==> flow/design.v <==
module    Prgm_Counter(clk, reset, PCsrc, address, PCreg);
input                 PCsrc, clk, reset;
input         [8 : 0] address;
output    reg [7 : 0] PCreg;
wire          [7 : 0] temp;
assign    temp = PCreg + 1;
always@(posedge clk, negedge reset)
begin
    if (reset == 0) begin
        PCreg = 0;
	end
    else begin
        if (PCsrc == 1)
            PCreg = temp + address;
        else
            PCreg = temp;
    end
end
endmodule
module ALU (ALUselect, ALUin1, ALUin2, ALUout);
    input		[3  : 0]	ALUselect;
    input		[15 : 0]	ALUin1, ALUin2;
    output	reg	[15 : 0]	ALUout;
    always@(*) 
    begin 
		if  (ALUselect == 0 || ALUselect == 5 || ALUselect == 7 || ALUselect == 8)
			ALUout = ALUin1 + ALUin2;
		else if (ALUselect == 1) 
			ALUout = ALUin1 << ALUin2;
		else if  (ALUselect == 2) 
			ALUout = ALUin1 >> ALUin2;
		else if (ALUselect == 3)
			ALUout = ALUin1 | ALUin2;
		else  if (ALUselect == 4)
			ALUout = ALUin1 & ALUin2;
		else if (ALUselect == 6)
			ALUout = ALUin2;
		else
			ALUout = 0;
    end
endmodule
module Control_Unit(clk, reset, inst_in, opCode, dst, src1, src2, shamt, iconst, jconst, regWrite, memWrite, PCsrc, memtoReg, ALUsrc);
input					clk, reset;
input		[15 : 0]	inst_in;
output		[3  : 0]	opCode;
output		[5  : 0]	iconst; 
output		[8  : 0]	jconst;
output		[2  : 0]	dst, src1, src2, shamt;
output	reg				regWrite, memWrite, PCsrc, memtoReg;  
output	reg	[1  : 0]	ALUsrc;  
assign	opCode	=	inst_in	[3  :  0];
assign	dst		=	inst_in	[6  :  4];
assign	src1	=	inst_in	[9  :  7];
assign	src2	=	inst_in	[12 : 10];
assign	shamt	=	inst_in	[15 : 13];
assign	iconst	=	inst_in	[15 : 10];
assign	jconst	=	inst_in	[12 :  4];
always@(*) begin
    if (reset == 0) begin
        regWrite	= 0;
        memWrite	= 0;
        PCsrc		= 0;
        memtoReg	= 0;
		ALUsrc		= 0;
    end  
    else begin  
        if (opCode < 4'b 1000)
            regWrite = 1'b 1;
        else
            regWrite = 1'b 0;
        if (opCode == 4'b 1000)
            memWrite = 1'b 1;
        else
            memWrite = 1'b 0;
        if (opCode == 4'b 1001)
            PCsrc = 1'b 1;
        else
            PCsrc = 1'b 0;
        if (opCode == 4'b 0111)
            memtoReg = 1'b 1;
        else
            memtoReg = 1'b 0;   
		if (opCode == 4'b 0101 || opCode == 4'b 0110 || opCode == 4'b 0111 || opCode == 4'b 1000)
			ALUsrc = 2'b 01;
		else if (opCode == 4'b 0001 || opCode == 4'b 0010)
			ALUsrc = 2'b 10;
		else
			ALUsrc = 2'b 00;
    end  
end
endmodule
module DataPath (clk, reset, ALUselect, dst, src1, src2, shamt, iconst, regWrite, memtoReg, memWrite, ALUsrc, reg0, reg1, reg2, reg3, reg4, reg5, reg6, reg7, dataMemValue0, dataMemValue1, dataMemValue2, dataMemValue3, dataMemValue4, dataMemValue5, dataMemValue6, dataMemValue7, ALUout, ALUin1, ALUin2, regDataIn);
output		[15 : 0]	reg0, reg1, reg2, reg3, reg4, reg5, reg6, reg7, dataMemValue0, dataMemValue1, dataMemValue2, dataMemValue3, dataMemValue4, dataMemValue5, dataMemValue6, dataMemValue7, ALUout, ALUin1;
output reg	[15 : 0]	ALUin2;
output reg	[15 : 0]	regDataIn;
input					clk, reset, regWrite, memtoReg, memWrite;
input		[1  : 0]	ALUsrc;
input		[2  : 0]	dst, src1, src2, shamt;
input  		[3  : 0]	ALUselect;
input		[5  : 0]	iconst;
reg			[127 : 0]	regFile;
reg			[511 : 0]	dataMem;
localparam	[511 : 0]	DMEM_RESET = {
	{19{16'd0}},
	16'b 0100, 16'b 0011, 16'b 0010, 16'b 0001, 16'b 0101,	 
	16'b 0101, 16'b 1100, 16'b 1000, 16'b 0011,				 
	16'b 0110, 16'b 0001, 16'b 0010, 16'b 0100				 
};
wire		[15 : 0]	nextData;
wire		[15 : 0]	memReadData;
wire		[15 : 0]	dstData;
wire					memInRange;
assign ALUin1	=	regFile[16*src1 +: 16];
assign dstData	=	regFile[16*dst +: 16];
ALU		DP1	(ALUselect, ALUin1, ALUin2, ALUout);
assign	  reg0 = regFile[  0 +: 16];
assign	  reg1 = regFile[ 16 +: 16];
assign    reg2 = regFile[ 32 +: 16];
assign    reg3 = regFile[ 48 +: 16];
assign    reg4 = regFile[ 64 +: 16];
assign    reg5 = regFile[ 80 +: 16];
assign    reg6 = regFile[ 96 +: 16];
assign    reg7 = regFile[112 +: 16];
assign	  dataMemValue0  = dataMem[  0 +: 16];
assign	  dataMemValue1  = dataMem[ 16 +: 16];
assign    dataMemValue2  = dataMem[ 32 +: 16];
assign    dataMemValue3  = dataMem[ 48 +: 16];
assign    dataMemValue4  = dataMem[ 64 +: 16];
assign    dataMemValue5  = dataMem[ 80 +: 16];
assign    dataMemValue6  = dataMem[ 96 +: 16];
assign    dataMemValue7  = dataMem[112 +: 16];
assign memInRange	=	(ALUout[15 : 5] == 11'd0);
assign memReadData	=	memInRange ? dataMem[16*ALUout[4 : 0] +: 16] : 16'd0;
assign nextData		=	(memtoReg == 1) ? memReadData : ALUout;
always@(posedge clk, negedge reset)
begin
	if (reset == 0) begin
		regFile	<=	128'd0;
		dataMem	<=	DMEM_RESET;
	end  
	else begin
		if (regWrite == 1)
			regFile[16*dst +: 16]			<=	nextData;
		if (memWrite == 1 && memInRange)
			dataMem[16*ALUout[4 : 0] +: 16]	<=	dstData;
	end  
end  
always@(posedge clk)
begin
	if (reset == 1)
		regDataIn	<=	nextData;
end
always@(*)
begin
	if (ALUsrc == 0)
		ALUin2	=	regFile[16*src2 +: 16];
	else if (ALUsrc == 1)
		ALUin2 = {10'd0, iconst};
	else if (ALUsrc == 2)
		ALUin2 = {13'd0, shamt};
	else
		ALUin2 = 16'd0;
end
endmodule
module	CPU(clk, reset, instr, pc, reg0, reg1, reg2, reg3, reg4, reg5, reg6, reg7, dataMemValue0, dataMemValue1, dataMemValue2, dataMemValue3, dataMemValue4, dataMemValue5, dataMemValue6, dataMemValue7, ALUout, ALUin1, ALUin2, regDataIn);
output	[15 : 0]	reg0, reg1, reg2, reg3, reg4, reg5, reg6, reg7, dataMemValue0, dataMemValue1, dataMemValue2, dataMemValue3, dataMemValue4, dataMemValue5, dataMemValue6, dataMemValue7, ALUout, ALUin1, ALUin2, regDataIn;
input				clk, reset;
input	[15 : 0]	instr;
output	[7  : 0]	pc;
wire	[7  : 0]	prgm_cntr;
wire 				PCsrc, regWrite, memWrite, memtoReg;
wire	[1  : 0]	ALUsrc;
wire 	[3  : 0]	opCode;
wire	[2	: 0]	dst, src1, src2, shamt;
wire	[5  : 0]	iconst;
wire	[8  : 0]	jconst;
assign pc		=	prgm_cntr;
Prgm_Counter	C1	(clk, reset, PCsrc, jconst, prgm_cntr);
Control_Unit	C2	(clk, reset, instr, opCode, dst, src1, src2, shamt, iconst, jconst, regWrite, memWrite, PCsrc, memtoReg, ALUsrc);
DataPath		C3	(clk, reset, opCode, dst, src1, src2, shamt, iconst, regWrite, memtoReg, memWrite, ALUsrc, reg0, reg1, reg2, reg3, reg4, reg5, reg6, reg7, dataMemValue0, dataMemValue1, dataMemValue2, dataMemValue3, dataMemValue4, dataMemValue5, dataMemValue6, dataMemValue7, ALUout, ALUin1, ALUin2, regDataIn);
endmodule
* Tool chain data of CPU
Each step is given for the RTL above and for the edited RTL.
Lines under "before" count in the file above, lines under "after" in the edited file.
"change": "after" minus "before" as printed here. "relative change": 100 x difference / "before".
Library cell names are shortened.
Not given: n/a
- Top :: CPU
- Clock :: clk
- Library :: sky130hd
- Corner :: tt_025C_1v80

* Edit of the RTL
The edit as a unified diff against the file above.
A script made this edit. It changes what the design does and was not meant as an optimisation.
#+begin_src diff
@@ -108,5 +108,5 @@
 };
 wire		[15 : 0]	nextData;
-wire		[15 : 0]	memReadData;
+wire		[11 : 0]	memReadData;
 wire		[15 : 0]	dstData;
 wire					memInRange;
#+end_src

* After elaboration
Yosys after proc, flatten, opt, wreduce and memory -nomap, before mapping. Enables and synchronous resets that opt folds into registers are not counted as muxes. Memory bits, and registers merged into a memory's read port (data or address), are not among the register bits. Print and check cells are not counted. Equal cells are merged and count once.
** Storage and ports
- bits in registers :: before 664, after 664, change 0, relative change 0.00%
- word-level cells :: before 73, after 73, change 0, relative change 0.00%
- output and inout port bits :: before 328, after 328, change 0, relative change 0.00%
- input bits :: before 18, after 18, change 0, relative change 0.00%
** Cells by class
- equality and inequality tests :: before 11, after 11, change 0, relative change 0.00%
- add/sub/neg operators :: before 5, after 5, change 0, relative change 0.00%
- bitwise logic cells :: before 8, after 8, change 0, relative change 0.00%
- reduce/logical cells :: before 11, after 11, change 0, relative change 0.00%
- shifts and indexed selects :: before 10, after 10, change 0, relative change 0.00%
- order comparisons :: before 1, after 1, change 0, relative change 0.00%
- multiplexer cells :: before 23, after 23, change 0, relative change 0.00%
** Operators by type and width
- two-way mux 16 bit :: before 9, after 8, change -1, relative change -11.11%
- indexed select 512 x 10 -> 16 bit :: before 1, after 0, change -1, relative change -100.00%
- two-way mux 12 bit :: before 0, after 1, change +1
- indexed select 512 x 10 -> 12 bit :: before 0, after 1, change +1
Operator kinds equal on both sides are left out: 37.

* Logic depth
Longest topological path by Yosys (ltp), each cell counted once; first at word level (registers and memories cut), then after technology mapping (sequential cells cut; the memories' decode and read muxes count).
** Depth
- word-level depth :: before 21, after 21, change 0, relative change 0.00%
- ABC_AREA :: before 0, after 0
- depth in mapped cells :: before 32, after 31, change -1, relative change -3.12%
- gate-level depth less buffers :: before 23, after 23, change 0, relative change 0.00%

* Mapped cells and area
Source: synth_stat.txt of the flow (Yosys; design flattened, memories mapped). It holds for the ABC_AREA given above (unset counts as 0); a run with the other value may have another netlist.
** Cell types
- mux2_1 :: before 258, after 7, change -251, relative change -97.29%
- o21ai_0 :: before 118, after 242, change +124, relative change +105.08%
- dfrtp_1 :: before 629, after 533, change -96, relative change -15.26%
- nand2_1 :: before 591, after 516, change -75, relative change -12.69%
- o21ai_1 :: before 74, after 13, change -61, relative change -82.43%
- o22ai_1 :: before 56, after 15, change -41, relative change -73.21%
- mux2_2 :: before 291, after 329, change +38, relative change +13.06%
- a22oi_1 :: before 63, after 99, change +36, relative change +57.14%
- and3_1 :: before 53, after 23, change -30, relative change -56.60%
- buf_4 :: before 175, after 153, change -22, relative change -12.57%
- a31oi_1 :: before 46, after 25, change -21, relative change -45.65%
- and2_1 :: before 11, after 31, change +20, relative change +181.82%
- a221o_1 :: before 2, after 22, change +20, relative change +1000.00%
- o31ai_1 :: before 20, after 1, change -19, relative change -95.00%
- mux2i_1 :: before 113, after 131, change +18, relative change +15.93%
- clkbuf_1 :: before 133, after 117, change -16, relative change -12.03%
- o211ai_1 :: before 10, after 26, change +16, relative change +160.00%
- nand3_1 :: before 125, after 110, change -15, relative change -12.00%
Cell types equal on both sides are left out: 18.
Not every row of either side is listed.
** Mapped netlist
- mapped cells :: before 3662, after 3227, change -435, relative change -11.88%
- mapped area (sq um) :: before 38538.2, after 33022.9, change -5515.3, relative change -14.31%
- flip-flop cells :: before 664, after 568, change -96, relative change -14.46%
- buffers :: before 406, after 366, change -40, relative change -9.85%
- area of sequential cells (sq um) :: before 16719.8, after 14317.5, change -2402.3, relative change -14.37%
By module: a second synthesis without flattening, with its own total; a netlist apart from the flattened one above.
** Unflattened totals
- cell total of the unflattened synthesis :: before 3021, after 2882, change -139, relative change -4.60%
- area (unflattened synthesis) (sq um) :: before 38908.6, after 32513.7, change -6394.9, relative change -16.44%
Rows give one instance, submodules left out.
** By module, before
- DataPath :: seq. area 16519.6 sq um, area 34687.0 sq um, cells 2496, instances 1
- ALU :: seq. area 0.0 sq um, area 3158.0 sq um, cells 403, instances 1
- Prgm_Counter :: seq. area 200.2 sq um, area 745.7 sq um, cells 78, instances 1
- Control_Unit :: seq. area 0.0 sq um, area 317.8 sq um, cells 44, instances 1
- CPU :: seq. area 0.0 sq um, area 0.0 sq um, cells 0, instances 1
** By module, after
- DataPath :: seq. area 14117.3 sq um, area 28506.1 sq um, cells 2369, instances 1
- ALU :: seq. area 0.0 sq um, area 2944.1 sq um, cells 391, instances 1
- Prgm_Counter :: seq. area 200.2 sq um, area 745.7 sq um, cells 78, instances 1
- Control_Unit :: seq. area 0.0 sq um, area 317.8 sq um, cells 44, instances 1
- CPU :: seq. area 0.0 sq um, area 0.0 sq um, cells 0, instances 1

* Timing after synthesis
Source: OpenSTA report_checks on the synthesized netlist (no wires, ideal clock, input and output delay 20% of the period each), path of least setup slack; recovery checks are left aside. Register names are those of the netlist, which keeps one name where synthesis merged equal registers.
** Timing after synthesis
- kind :: before input-to-reg, after input-to-reg
- from :: before in instr[9], after in instr[0]
- to :: before reg C3.dataMem[454], after reg C3.dataMem[11]
- buffers on the path :: before 7, after 7, change 0, relative change 0.00%
- arrival time (ns) :: before 7.130, after 6.808, change -0.322, relative change -4.52%
- setup time (ns) :: before 0.128, after 0.127, change -0.001
- slack (ns) :: before -0.258, after 0.065, change +0.323
- clock period (ns) :: before 7.0, after 7.0, change 0.0, relative change 0.00%
- stages :: before 25, after 24, change -1, relative change -4.00%
- data required time (ns) :: before 6.872, after 6.873, change +0.001, relative change +0.01%
- path delay (ns) :: before 5.858, after 5.535, change -0.323, relative change -5.51%
- launch time at the first pin (ns) :: before 1.400, after 1.400, change 0.000, relative change 0.00%
- external input delay (ns) :: before 1.400, after 1.400, change 0.000, relative change 0.00%
- synthesis period reached (ns) :: before 7.258, after 6.935, change -0.323, relative change -4.45%
"path delay" = arrival - input delay + setup time.
"stages": output pins that drive a net of the path, with the launching flip-flop's if there is one; two outputs of one cell count as two.
"synthesis period reached" = period - worst setup slack (recovery checks aside). The figure is calculated, with input and output delays left at 20% of the set period.
The rows between start and end are the longest chain of elaborated cells between them; the timing report does not say that the signal goes this way. Where chains are equally long, one stands for them.
A line is the first line of the expression or statement that the cell stems from. Yosys adds cells for indexed reads and writes and turns some case tables into memories.
Where a signal picks the word or bit written, the line may be left out of the assigning lines.
Between the ends, after synthesis, before:
- Path through :: clkbuf_1 -> buf_4 -> buf_2 -> mux4_2 -> mux2i_1 -> inv_1 -> ha_1 -> fa_1 -> nand2_1 -> o21ai_0 -> o21ai_1 -> a21oi_4 -> inv_2 -> buf_2 -> buf_1 -> buf_1 -> ha_1 -> and3_1 -> ha_1 -> nor2_2 -> o21ai_1 -> nor3b_1 -> nand2_2 -> buf_2 -> mux2_1
- Length of the longest elaborated chain :: 12
- Elaborated cells between the ends (all ways) :: 19
- Source lines of those cells :: 14
- Those cells by class :: 2 x add/sub; 5 x shift; 5 x mux; 5 x logic; 2 x reduce/logical
** RTL lines, path after synthesis, before
- start, declared :: RTL line 168 : input [15 : 0] instr;
- indexed select 128 x 8 -> 16 bit :: RTL line 113 : assign ALUin1 = regFile[16*src1 +: 16];
- AND 16 bit :: RTL line 35 : ALUout = ALUin1 & ALUin2;
- two-way mux 16 bit :: RTL line 34 : else if (ALUselect == 4)
- two-way mux 16 bit :: RTL line 32 : else if (ALUselect == 3)
- two-way mux 16 bit :: RTL line 30 : else if (ALUselect == 2)
- two-way mux 16 bit :: RTL line 28 : else if (ALUselect == 1)
- two-way mux 16 bit :: RTL line 26 : if (ALUselect == 0 || ALUselect == 5 || ALUselect == 7 || ALUselect == 8)
- negator 9 -> 33 bit :: RTL line 145 : dataMem[16*ALUout[4 : 0] +: 16] <= dstData;
- variable shift 16 x 33 -> 512 bit :: RTL line 145
- inverter 512 bit :: RTL line 145
- AND 512 bit :: RTL line 145
- bitwise OR 512 bit :: RTL line 145
- end, assigned :: RTL line 139 : dataMem <= DMEM_RESET;
- end, declared :: RTL line 102 : reg [511 : 0] dataMem;
Nets of the timed path that keep an RTL name, with a line that drives or declares them; the list need not be complete.
** Nets with RTL names, path after synthesis, before (RTL line)
- ALUin1[0] :: 113
Between the ends, after synthesis, after:
- Path through :: buf_6 -> nor4b_4 -> a21oi_1 -> o32ai_1 -> or2_1 -> buf_2 -> buf_2 -> buf_1 -> ha_1 -> a21o_1 -> a2111oi_0 -> o31ai_1 -> or4_1 -> a41oi_1 -> xnor2_1 -> a21oi_1 -> and4_1 -> nor2b_1 -> clkbuf_2 -> nand2_1 -> or4_1 -> buf_2 -> buf_6 -> mux2_1
- Length of the longest elaborated chain :: 21
- Elaborated cells between the ends (all ways) :: 46
- Those cells by class :: 2 x add/sub; 10 x eq/ne; 4 x shift; 14 x mux; 5 x logic; 11 x reduce/logical
** RTL lines, path after synthesis, after
- start, declared :: RTL line 168 : input [15 : 0] instr;
- == test 4 x 3 -> 1 bit :: RTL line 83 : if (opCode == 4'b 0101 || opCode == 4'b 0110 || opCode == 4'b 0111 || opCode == 4'b 1000)
- logical OR 1 bit (3 in a row) :: RTL line 83
- two-way mux 2 bit :: RTL line 83
- two-way mux 2 bit :: RTL line 59 : if (reset == 0) begin
- == test 2 bit :: RTL line 159 : else if (ALUsrc == 2)
- two-way mux 3 bit :: RTL line 159
- two-way mux 6 bit :: RTL line 157 : else if (ALUsrc == 1)
- [5 not listed]
- two-way mux 16 bit :: RTL line 28 : else if (ALUselect == 1)
- two-way mux 16 bit :: RTL line 26 : if (ALUselect == 0 || ALUselect == 5 || ALUselect == 7 || ALUselect == 8)
- negator 9 -> 33 bit :: RTL line 145 : dataMem[16*ALUout[4 : 0] +: 16] <= dstData;
- variable shift 16 x 33 -> 512 bit :: RTL line 145
- inverter 512 bit :: RTL line 145
- AND 512 bit :: RTL line 145
- bitwise OR 512 bit :: RTL line 145
- end, assigned :: RTL line 139 : dataMem <= DMEM_RESET;
- end, declared :: RTL line 102 : reg [511 : 0] dataMem;
** Nets with RTL names, path after synthesis, after
- ALUin2[2] :: RTL line 155 : if (ALUsrc == 0)

* Worst path after layout
Path of least setup slack in the final report of the runs of pair 1 (OpenROAD, finished layout, wires in). Where an end is a register, its clock arrival counts in the times.
** Timing post-layout
- kind :: before input-to-output, after input-to-output
- from :: before in instr[12], after in instr[12]
- to :: before out ALUout[6], after out ALUout[13]
- stages :: before 15, after 17, change +2, relative change +13.33%
- slack (ns) :: before 0.20, after 0.22, change +0.02
- external output delay (ns) :: before 1.40, after 1.40, change 0.00, relative change 0.00%
- arrival time (ns) :: before 5.40, after 5.38, change -0.02, relative change -0.37%
- clock period (ns) :: before 7.0, after 7.0, change 0.0, relative change 0.00%
- buffers on the path :: before 7, after 5, change -2, relative change -28.57%
- external input delay (ns) :: before 1.40, after 1.40, change 0.00, relative change 0.00%
- launch time at the first pin (ns) :: before 1.40, after 1.40, change 0.00, relative change 0.00%
- data required time (ns) :: before 5.60, after 5.60, change 0.00, relative change 0.00%
The rows between start and end are the longest chain of elaborated cells between them; the timing report does not say that the signal goes this way. Where chains are equally long, one stands for them.
Between the ends, post-layout, before:
- Path through :: clkdlybuf4s50_1 -> buf_4 -> nand2_1 -> buf_4 -> buf_4 -> o22ai_1 -> a211oi_1 -> nor4_4 -> buf_4 -> nand4_4 -> buf_4 -> o221ai_1 -> a221o_2 -> o21a_4 -> clkdlybuf4s50_1
- Length of the longest elaborated chain :: 8
- Elaborated cells between the ends (all ways) :: 14
- Source lines of those cells :: 14
- Those cells by class :: 1 x add/sub; 3 x shift; 8 x mux; 2 x logic
** RTL lines, path post-layout, before
- start, declared :: RTL line 168 : input [15 : 0] instr;
- indexed select 128 x 8 -> 16 bit :: RTL line 156 : ALUin2 = regFile[16*src2 +: 16];
- two-way mux 16 bit :: RTL line 155 : if (ALUsrc == 0)
- two-way mux 16 bit :: RTL line 36 : else if (ALUselect == 6)
- two-way mux 16 bit :: RTL line 34 : else if (ALUselect == 4)
- two-way mux 16 bit :: RTL line 32 : else if (ALUselect == 3)
- two-way mux 16 bit :: RTL line 30 : else if (ALUselect == 2)
- two-way mux 16 bit :: RTL line 28 : else if (ALUselect == 1)
- two-way mux 16 bit :: RTL line 26 : if (ALUselect == 0 || ALUselect == 5 || ALUselect == 7 || ALUselect == 8)
- end, declared :: RTL line 166 : output [15 : 0] reg0, reg1, reg2, reg3, reg4, reg5, reg6, reg7, dataMemValue0, dataMemValue1, dataMemValue2, d ...
Between the ends, post-layout, after:
- Path through :: dlygate4sd2_1 -> nor2b_2 -> buf_4 -> buf_4 -> a22oi_1 -> o211ai_1 -> buf_4 -> ha_1 -> and3_4 -> a221o_1 -> nand2_1 -> o31ai_2 -> or4_4 -> and3_1 -> o21ai_2 -> and2_4 -> clkdlybuf4s15_1
- Length of the longest elaborated chain :: 8
- Elaborated cells between the ends (all ways) :: 14
- Source lines of those cells :: 14
- Those cells by class :: 1 x add/sub; 3 x shift; 8 x mux; 2 x logic
** RTL lines, path post-layout, after
- start, declared :: RTL line 168 : input [15 : 0] instr;
- indexed select 128 x 8 -> 16 bit :: RTL line 156 : ALUin2 = regFile[16*src2 +: 16];
- two-way mux 16 bit :: RTL line 155 : if (ALUsrc == 0)
- two-way mux 16 bit :: RTL line 36 : else if (ALUselect == 6)
- two-way mux 16 bit :: RTL line 34 : else if (ALUselect == 4)
- two-way mux 16 bit :: RTL line 32 : else if (ALUselect == 3)
- two-way mux 16 bit :: RTL line 30 : else if (ALUselect == 2)
- two-way mux 16 bit :: RTL line 28 : else if (ALUselect == 1)
- two-way mux 16 bit :: RTL line 26 : if (ALUselect == 0 || ALUselect == 5 || ALUselect == 7 || ALUselect == 8)
- end, declared :: RTL line 166 : output [15 : 0] reg0, reg1, reg2, reg3, reg4, reg5, reg6, reg7, dataMemValue0, dataMemValue1, dataMemValue2, d ...

* Measured runs
Both versions went through the flow (Yosys, OpenROAD) with the same settings in each pair. Constraints: input delay and output delay 20% of the set period each, output load 0.01 pF.
Settings, pair 1:
- SETUP_SLACK_MARGIN :: 0.2
- period_ns :: 7.0
- CAP_MARGIN :: 20
- CORE_MARGIN :: 2
- CORE_UTILIZATION :: 40
- SLEW_MARGIN :: 20
** Final reports, pair 1
- overall die area (sq um) :: before 98844.2, after 84870.3, change -13973.9, relative change -14.14%
- synthesis area (sq um) :: before 38538.2, after 33022.9, change -5515.3, relative change -14.31%
- worst setup slack after layout (ns) :: before 0.201, after 0.224, change +0.023
- worst-case hold slack (ns) :: before 0.484, after 0.482, change -0.002
- post-route utilization :: before 0.518, after 0.513, change -0.005
- power (mW) :: before 11.905, after 9.903, change -2.002, relative change -16.82%
"power" is the tool's figure for a default switching activity; nothing was simulated.
